==> flow/design.v <==
module Mips_Processor (
    input             clk,
    input             rst,
    output     [15:0] mem_addr,
    output            mem_wr,
    output     [15:0] mem_wdata,
    input      [15:0] mem_rdata,
    output reg        wb_we,
    output reg [3:0]  wb_rd,
    output reg [15:0] wb_data
);
    localparam OP_ADD  = 4'd0,  OP_ADDM = 4'd1,  OP_SUB = 4'd2,  OP_ADDI = 4'd3;
    localparam OP_MUL  = 4'd4,  OP_AND  = 4'd5,  OP_SHL = 4'd6,  OP_LW   = 4'd7;
    localparam OP_LWI  = 4'd8,  OP_SW   = 4'd9,  OP_SWI = 4'd10, OP_CLR  = 4'd11;
    localparam OP_LI   = 4'd12, OP_CMP  = 4'd13, OP_BNE = 4'd14, OP_J    = 4'd15;
    reg  [15:0] pc;
    reg         ifid_valid;
    reg  [15:0] ifid_instr, ifid_pcp2;
    reg         idex_valid;
    reg  [3:0]  idex_op, idex_r1, idex_r2;
    reg  [15:0] idex_v1, idex_v2, idex_imm;
    reg         exmem_valid;
    reg  [3:0]  exmem_op, exmem_rd;
    reg  [15:0] exmem_res, exmem_s;
    reg         exmem_phase;
    reg  [15:0] sr, hi, lo;
    reg  [15:0] rf [0:15];
    function writes_reg(input [3:0] op);
        writes_reg = (op == OP_ADD) || (op == OP_ADDM) || (op == OP_SUB) || (op == OP_ADDI) ||
                     (op == OP_AND) || (op == OP_SHL) || (op == OP_LW) || (op == OP_LWI) ||
                     (op == OP_CLR) || (op == OP_LI);
    endfunction
    function uses_ba(input [3:0] op);
        uses_ba = (op == OP_ADDM) || (op == OP_LW) || (op == OP_LWI) || (op == OP_SW) || (op == OP_SWI);
    endfunction
    function uses_mem(input [3:0] op);
        uses_mem = uses_ba(op);
    endfunction
    function is_load(input [3:0] op);
        is_load = (op == OP_ADDM) || (op == OP_LW) || (op == OP_LWI);
    endfunction
    function b_is_reg(input [3:0] op);
        b_is_reg = (op == OP_ADD) || (op == OP_SUB) || (op == OP_MUL) || (op == OP_AND) || (op == OP_CMP);
    endfunction
    function b_shifted(input [3:0] op);
        b_shifted = (op == OP_ADDM) || (op == OP_LW) || (op == OP_LI);
    endfunction
    function real_rd(input [3:0] r);
        real_rd = (r != 4'd0) && (r != 4'd9) && (r != 4'd12) && (r != 4'd13);
    endfunction
    wire mem_port   = exmem_valid && uses_mem(exmem_op);
    wire two_phase  = (exmem_op == OP_LWI) || (exmem_op == OP_SWI);
    wire stall_mem  = exmem_valid && two_phase && !exmem_phase;
    wire [15:0] data_addr = exmem_res;
    assign mem_addr  = mem_port ? data_addr : pc;
    assign mem_wr    = exmem_valid && ((exmem_op == OP_SW) || (exmem_op == OP_SWI && exmem_phase));
    assign mem_wdata = exmem_s;
    reg [15:0] mem_result;
    always @* begin
        case (exmem_op)
            OP_ADDM:       mem_result = exmem_s + mem_rdata;
            OP_LW, OP_LWI: mem_result = mem_rdata;
            default:       mem_result = exmem_res;
        endcase
    end
    wire mem_we       = exmem_valid && writes_reg(exmem_op) && !stall_mem;
    wire mem_fwd_ok   = exmem_valid && writes_reg(exmem_op) && !is_load(exmem_op) && real_rd(exmem_rd);
    wire wb_real      = wb_we && real_rd(wb_rd);
    function [15:0] fwd(input [3:0] r, input [15:0] v);
        if (mem_fwd_ok && exmem_rd == r)
            fwd = exmem_res;
        else if (wb_real && wb_rd == r)
            fwd = wb_data;
        else
            fwd = v;
    endfunction
    wire [15:0] f1 = fwd(idex_r1, idex_v1);
    wire [15:0] f2 = fwd(idex_r2, idex_v2);
    wire [15:0] ex_a = uses_ba(idex_op) ? f2 : f1;
    wire [15:0] ex_b = b_is_reg(idex_op) ? f2 : idex_imm;
    wire [16:0] ex_diff = {1'b0, ex_a} + {1'b0, ~ex_b} + 17'd1;
    wire        ex_eq   = (ex_a == ex_b);
    wire [31:0] ex_prod = ex_a * ex_b;
    wire [15:0] ex_shl  = (ex_b[15:4] != 12'd0) ? 16'd0 : (ex_a << ex_b[3:0]);
    reg [15:0] ex_res;
    always @* begin
        case (idex_op)
            OP_SUB:  ex_res = ex_diff[15:0];
            OP_AND:  ex_res = ex_a & ex_b;
            OP_SHL:  ex_res = ex_shl;
            OP_CLR:  ex_res = 16'd0;
            OP_LI:   ex_res = ex_b;
            default: ex_res = ex_a + ex_b;
        endcase
    end
    wire [15:0] ex_sr = {ex_eq, ex_diff[15], ex_diff[16],
                         (ex_a[15] != ex_b[15]) && (ex_diff[15] != ex_a[15]), 12'd0};
    wire [3:0]  id_op = ifid_instr[15:12];
    wire [3:0]  id_r1 = ifid_instr[11:8];
    wire [3:0]  id_r2 = uses_ba(id_op) ? 4'd10 : ifid_instr[7:4];
    wire [15:0] id_sx = {{8{ifid_instr[7]}}, ifid_instr[7:0]};
    wire [15:0] id_imm = b_shifted(id_op) ? {id_sx[14:0], 1'b0} : id_sx;
    function [15:0] rd_reg(input [3:0] r);
        if (r == 4'd0)
            rd_reg = 16'd0;
        else if (r == 4'd9)
            rd_reg = sr;
        else if (r == 4'd12)
            rd_reg = hi;
        else if (r == 4'd13)
            rd_reg = lo;
        else if (wb_real && wb_rd == r)
            rd_reg = wb_data;
        else
            rd_reg = rf[r];
    endfunction
    wire id_reads1 = ifid_valid && (id_op != OP_LI) && (id_op != OP_CLR) && (id_op != OP_BNE) &&
                     (id_op != OP_J) && (!uses_ba(id_op) || id_op == OP_ADDM || id_op == OP_SW || id_op == OP_SWI);
    wire id_reads2 = ifid_valid && (b_is_reg(id_op) || uses_ba(id_op));
    wire ex_load   = idex_valid && writes_reg(idex_op) && is_load(idex_op);
    wire load_use  = ex_load && ((id_reads1 && id_r1 == idex_r1) || (id_reads2 && id_r2 == idex_r1));
    function spec_hit(input [3:0] r);
        spec_hit = idex_valid && (((idex_op == OP_CMP) && r == 4'd9) ||
                                  ((idex_op == OP_MUL) && (r == 4'd12 || r == 4'd13)));
    endfunction
    wire spec_use  = (id_reads1 && spec_hit(id_r1)) || (id_reads2 && spec_hit(id_r2));
    wire stall_id  = load_use || spec_use;
    wire id_go     = ifid_valid && !stall_mem && !stall_id;
    wire ex_cmp    = idex_valid && (idex_op == OP_CMP);
    wire br_taken  = ifid_valid && (id_op == OP_BNE) && (ex_cmp ? !ex_eq : !sr[15]);
    wire redirect  = id_go && (br_taken || id_op == OP_J);
    wire [15:0] br_target = ifid_pcp2 + {id_sx[14:0], 1'b0};
    wire [15:0] j_target  = {ifid_pcp2[15:13], ifid_instr[11:0], 1'b0};
    wire fetch    = !mem_port;                  
    wire if_hold  = stall_mem || (ifid_valid && stall_id);
    wire [15:0] pcp2 = pc + 16'd2;
    integer i;
    always @(posedge clk) begin
        if (rst) begin
            pc <= 16'd0;
            ifid_valid <= 1'b0;
            idex_valid <= 1'b0;
            exmem_valid <= 1'b0;
            exmem_phase <= 1'b0;
            wb_we <= 1'b0;
            sr <= 16'd0;
            hi <= 16'd0;
            lo <= 16'd0;
            for (i = 0; i < 16; i = i + 1)
                rf[i] <= 16'd0;
        end else begin
            if (wb_real)
                rf[wb_rd] <= wb_data;
            wb_we   <= mem_we;
            wb_rd   <= exmem_rd;
            wb_data <= mem_result;
            if (stall_mem) begin
                exmem_phase <= 1'b1;
                exmem_res   <= mem_rdata;
                idex_v1     <= f1;
                idex_v2     <= f2;
            end else begin
                exmem_valid <= idex_valid && (idex_op != OP_BNE) && (idex_op != OP_J);
                exmem_op    <= idex_op;
                exmem_rd    <= idex_r1;
                exmem_res   <= ex_res;
                exmem_s     <= f1;
                exmem_phase <= 1'b0;
                if (idex_valid && idex_op == OP_CMP)
                    sr <= ex_sr;
                if (idex_valid && idex_op == OP_MUL) begin
                    hi <= ex_prod[31:16];
                    lo <= ex_prod[15:0];
                end
                idex_valid <= id_go;
                idex_op    <= id_op;
                idex_r1    <= id_r1;
                idex_r2    <= id_r2;
                idex_v1    <= rd_reg(id_r1);
                idex_v2    <= rd_reg(id_r2);
                idex_imm   <= id_imm;
            end
            if (redirect) begin
                pc <= (id_op == OP_J) ? j_target : br_target;
                ifid_valid <= 1'b0;
            end else if (!if_hold) begin
                if (fetch) begin
                    pc <= pcp2;
                    ifid_valid <= 1'b1;
                    ifid_instr <= mem_rdata;
                    ifid_pcp2  <= pcp2;
                end else begin
                    ifid_valid <= 1'b0;
                end
            end
        end
    end
endmodule
Reports on Mips_Processor

The steps from the RTL of Mips_Processor to its reports follow in flow order.
Line numbers count from 1 in the design file above.
Cell names lack the library's common part.
The mark n/a stands for no value.

Top module: Mips_Processor
Clock port: clk
Cell library: sky130hd
Timing corner: tt_025C_1v80

After elaboration

Source: Yosys, flattened and elaborated, memories not mapped. Widths are those after wreduce. Print and check cells do not count. Equal cells are merged and count once.
Memory sizes are those after Yosys's memory passes, which may raise the word count (mostly to a power of two), join words into wider ones and drop unused or constant bits.

Bits in latches: 0
ROM bits: 0
Memory bits (writable): 256
Bits in registers: 202
Output and inout bits: 54
Memories kept: 1

Memories:

| name | words | bits a word | line | text |
| rf   | 16    | 16          | 27   | `reg  [15:0] rf [0:15];` |

Equality and inequality tests: 67
Reductions and logical operators: 128
Order comparisons: 0
Bitwise operators: 7
$mul: 1
Muxes and demuxes: 40
Shift operators: 1
Add/sub/neg operators: 6
Divide/modulo/power cells: 0

Operator list:

| operator                                                 | number |
| 16-bit by 16-bit multiplier with 32-bit output           | 1 |
| 16-bit two-way mux                                       | 27 |
| 4-bit == test with constant B                            | 24 |
| 16-bit parallel mux with 5-bit select                    | 1 |
| 1-bit logical OR                                         | 54 |
| 1-bit logical AND                                        | 52 |
| 16-bit adder                                             | 3 |
| 4-bit != test with constant B                            | 12 |
| 4-bit by 3-bit == test with 1-bit output with constant B | 10 |
| 4-bit == test                                            | 8 |
| 16-bit parallel mux with 2-bit select                    | 1 |
| 4-bit by 2-bit == test with 1-bit output with constant B | 5 |
| 4-bit logical NOT                                        | 5 |
| 16-bit by 16-bit adder with 17-bit output                | 1 |
| 17-bit by 1-bit adder with 17-bit output with constant B | 1 |
| 16-bit == test                                           | 1 |
| 16-bit AND                                               | 1 |
| 16-bit by 2-bit adder with 16-bit output with constant B | 1 |
| 16-bit by 4-bit << shifter with 16-bit output            | 1 |
| 16-bit NOT                                               | 1 |
| 4-bit two-way mux                                        | 4 |
| 12-bit nonzero test                                      | 1 |
| 4-bit by 1-bit == test with 1-bit output with constant B | 3 |
| 2-bit AND reduction                                      | 4 |
| 4-bit nonzero test                                       | 2 |
| 8-bit two-way mux                                        | 1 |
| 1-bit logical NOT                                        | 7 |
| 1-bit two-way mux                                        | 6 |

Other operator kinds: 6; their cells: 12.

Depth

Yosys ltp: most cells in a row. Word level: on the elaborated netlist, between registers, memories and ports. Mapped: between sequential cells and ports; inverters and the memories' decode and read muxes count.

Word-level depth: 25
ABC_AREA: 0
Gate-level depth with buffers: 37

Mapped cells and area

Yosys stat after the flow's synthesis: flattened, memories mapped to cells. It holds for the ABC_AREA given above (unset counts as 0); a run with the other value may have another netlist.

Cell types:

| cell type | number | total area (um2) |
| edfxtp_1  | 401    | 1.2E+04 |
| fa_1      | 198    | 3.96E+03 |
| ha_1      | 167    | 2.09E+03 |
| mux4_2    | 80     | 1.8E+03 |
| nand2_1   | 404    | 1.52E+03 |
| and2_1    | 202    | 1.26E+03 |
| dfxtp_1   | 61     | 1.22E+03 |
| nor2_1    | 284    | 1.07E+03 |
| inv_1     | 280    | 1.05E+03 |
| a21oi_1   | 170    | 850.816 |
| mux2i_1   | 82     | 820.787 |
| xnor2_1   | 85     | 744.464 |
| clkbuf_1  | 195    | 731.952 |
| a211oi_1  | 87     | 653.126 |
| o21ai_0   | 124    | 620.595 |
| nand3_1   | 92     | 460.442 |
| mux2_2    | 38     | 427.91 |
| nor2b_1   | 53     | 331.568 |

Other cell types: 70; their cells: 661.

Buffer cells: 241
Sequential part of the area: 13262.7 um2
Synthesis area: 36456.2 um2
Cells in the netlist: 3664
Mapped flip-flops: 462

Worst setup path after synthesis

Source: OpenSTA report_checks on the synthesized netlist (no wires, ideal clock, input and output delay 20% of the period each), path of least setup slack; recovery checks are left aside. Register names are those of the netlist, which keeps one name where synthesis merged equal registers.

Path kind: reg2reg
From: register exmem_op[1]
To: register hi[15]
Launch time at the first pin: 0 ps
Arrival: 8620 ps
Path delay: 8763 ps
Clock period: 11000 ps
Path slack: 2237 ps
Stages on the path: 33
Synthesis period reached: 8763 ps

"path delay" = arrival - input delay + setup time.
"stages on the path" counts driving pins, that of a launching flip-flop among them; a cell with two outputs on the path counts twice.
"synthesis period reached" is the clock period less the worst setup slack; recovery checks do not enter. This is arithmetic on one report: input and output delays are still those of the set period (20% each).
The rows between start and end are the longest chain of elaborated cells between them; the timing report does not say that the signal goes this way. Where chains are equally long, one stands for them.
Each line given opens the expression or statement behind the cell; cells for indexed reads and writes are added by Yosys, which also makes memories of some case tables.

Cell sequence: edfxtp_1 -> and4b_4 -> nor3_4 -> or4b_1 -> buf_2 -> buf_2 -> buf_2 -> buf_2 -> or2_2 -> a31oi_1 -> clkbuf_1 -> nor2_1 -> fa_1 -> inv_1 -> fa_1 -> fa_1 -> inv_1 -> fa_1 -> fa_1 -> inv_1 -> fa_1 -> inv_1 -> ha_1 -> a21o_1 -> a21o_1 -> a221oi_1 -> a31oi_1 -> a31o_2 -> a31oi_1 -> o211ai_1 -> a32oi_1 -> a221o_1 -> a41oi_1
Length of the longest elaborated chain: 17

RTL lines, path after synthesis:

| what                                           | line | text |
| start, declared                                | 23   | `reg  [3:0]  exmem_op, exmem_rd;` |
| start, assigned                                | 164  | `exmem_op    <= idex_op;` |
| 4-bit logical NOT                              | 29   | `writes_reg = (op == OP_ADD) \|\| (op == OP_ADDM) \|\| (op == OP_SUB) \|\| (op == OP_ADDI) \|\|` |
| 1-bit logical OR x9                            | 29   |  |
| 1-bit logical AND x3                           | 67   | `wire mem_fwd_ok   = exmem_valid && writes_reg(exmem_op) && !is_load(exmem_op) && real_rd(exmem_rd);` |
| 1-bit logical AND                              | 70   | `if (mem_fwd_ok && exmem_rd == r)` |
| 16-bit two-way mux                             | 70   |  |
| 16-bit two-way mux                             | 79   | `wire [15:0] ex_a = uses_ba(idex_op) ? f2 : f1;` |
| 16-bit by 16-bit multiplier with 32-bit output | 83   | `wire [31:0] ex_prod = ex_a * ex_b;` |
| end, assigned                                  | 147  | `hi <= 16'd0;` |
| end, assigned                                  | 172  | `hi <= ex_prod[31:16];` |
| end, declared                                  | 26   | `reg  [15:0] sr, hi, lo;` |

Worst path after layout

From the final timing report of run 1: the path of least setup slack in the routed layout; clock arrival at registers is part of the times.
The path's times are printed in steps of 10 ps; the period is the one set.

Path kind: reg2reg
From: register wb_rd[3]
To: register hi[15]
Stages on the path: 30
Path slack: 1180 ps
Arrival: 10250 ps
Launch time at the first pin: 620 ps
Clock period: 11000 ps

The rows between start and end are the longest chain of elaborated cells between them; the timing report does not say that the signal goes this way. Where chains are equally long, one stands for them.

Cell sequence: edfxtp_1 -> or4_1 -> o211a_1 -> nand3_1 -> a31oi_1 -> nand2_1 -> nand2_1 -> nand2_1 -> fa_1 -> inv_1 -> fa_1 -> inv_1 -> fa_1 -> inv_1 -> fa_1 -> fa_1 -> inv_1 -> fa_1 -> inv_1 -> ha_1 -> a21o_1 -> a21o_1 -> a221oi_1 -> a31oi_1 -> a31o_2 -> a31oi_1 -> o211ai_1 -> a32oi_1 -> a221o_1 -> a41oi_1
Length of the longest elaborated chain: 10

RTL lines, path post-layout:

| what                                           | line | text |
| start, declared                                | 9    | `output reg [3:0]  wb_rd,` |
| start, assigned                                | 155  | `wb_rd   <= exmem_rd;` |
| 4-bit nonzero test                             | 49   | `real_rd = (r != 4'd0) && (r != 4'd9) && (r != 4'd12) && (r != 4'd13);` |
| 1-bit logical AND x3                           | 49   |  |
| 1-bit logical AND                              | 68   | `wire wb_real      = wb_we && real_rd(wb_rd);` |
| 1-bit logical AND                              | 72   | `else if (wb_real && wb_rd == r)` |
| 16-bit two-way mux                             | 72   |  |
| 16-bit two-way mux                             | 70   | `if (mem_fwd_ok && exmem_rd == r)` |
| 16-bit two-way mux                             | 79   | `wire [15:0] ex_a = uses_ba(idex_op) ? f2 : f1;` |
| 16-bit by 16-bit multiplier with 32-bit output | 83   | `wire [31:0] ex_prod = ex_a * ex_b;` |
| end, assigned                                  | 147  | `hi <= 16'd0;` |
| end, assigned                                  | 172  | `hi <= ex_prod[31:16];` |
| end, declared                                  | 26   | `reg  [15:0] sr, hi, lo;` |

Record of 4 stored runs of the RTL-to-layout flow on Mips_Processor, platform sky130hd. The runs are unordered. Constraints: input delay and output delay 20% of the set period each, output load 0.01 pF.
By "period achieved" is meant the clock period of the run minus its worst setup slack. This is arithmetic on one report: input and output delays are still those of the set period (20% each).
"critical setup path time" = time allowed to the worst setup path (clock period - input delay - output delay, where it has them) - its slack; a late launch clock adds to it, a late capture clock takes from it.
"critical setup path time" is given in steps of 10 ps.
A setting shown as . is not set for that run.

| item                                  | run 1   | run 2   | run 3    | run 4   |
| CAP_MARGIN                            | 25      | 20      | 15       | 25      |
| CELL_PAD_IN_SITES_DETAIL_PLACEMENT    | 1       | .       | .        | 2       |
| CORE_UTILIZATION                      | 40      | 40      | 30       | 40      |
| CTS_CLUSTER_DIAMETER                  | 130     | .       | .        | 130     |
| PLACE_DENSITY_LB_ADDON                | 0.22    | .       | .        | .       |
| SETUP_SLACK_MARGIN                    | 0.76    | .       | .        | .       |
| period_ns                             | 11.0    | 17.9    | 11.0     | 11.0    |
| CORE_MARGIN                           | 2       | 2       | 9        | 2       |
| SLEW_MARGIN                           | 20      | 20      | 20       | 20      |
| PLACE_DENSITY                         | .       | 0.6     | 0.44     | 0.6     |
| CELL_PAD_IN_SITES_GLOBAL_PLACEMENT    | .       | .       | 1        | .       |
| CORE_ASPECT_RATIO                     | .       | .       | 1.08     | .       |
| CTS_CLUSTER_SIZE                      | .       | .       | 72       | .       |
| GPL_ROUTABILITY_DRIVEN                | .       | .       | 0        | .       |
| GPL_TIMING_DRIVEN                     | .       | .       | 0        | .       |
| MAX_ROUTING_LAYER                     | .       | .       | met4     | .       |
| TNS_END_PERCENT                       | .       | .       | 95       | .       |
| standard-cell area after layout (um2) | 40734.1 | 40415.0 | 41647.4  | 40684.0 |
| period achieved (ps)                  | 9819    | 10016   | 10512    | 11108   |
| setup TNS (ps)                        | 0       | 0       | 0        | -108    |
| critical setup path time (ps)         | 9820    | 10020   | 10510    | 11110   |
| critical path type                    | reg2reg | reg2reg | reg2reg  | reg2reg |
| area of the synthesized netlist (um2) | 36456.2 | 36456.2 | 36456.2  | 36456.2 |
| setup slack of the worst path (ps)    | 1181    | 7884    | 488      | -108    |
| smallest hold slack (ps)              | 490     | 474     | 444      | 559     |
| post-layout utilization (%)           | 45.2    | 44.8    | 34.6     | 45.1    |
| area inside the die boundary (um2)    | 93571.8 | 93571.8 | 134404.0 | 93571.8 |
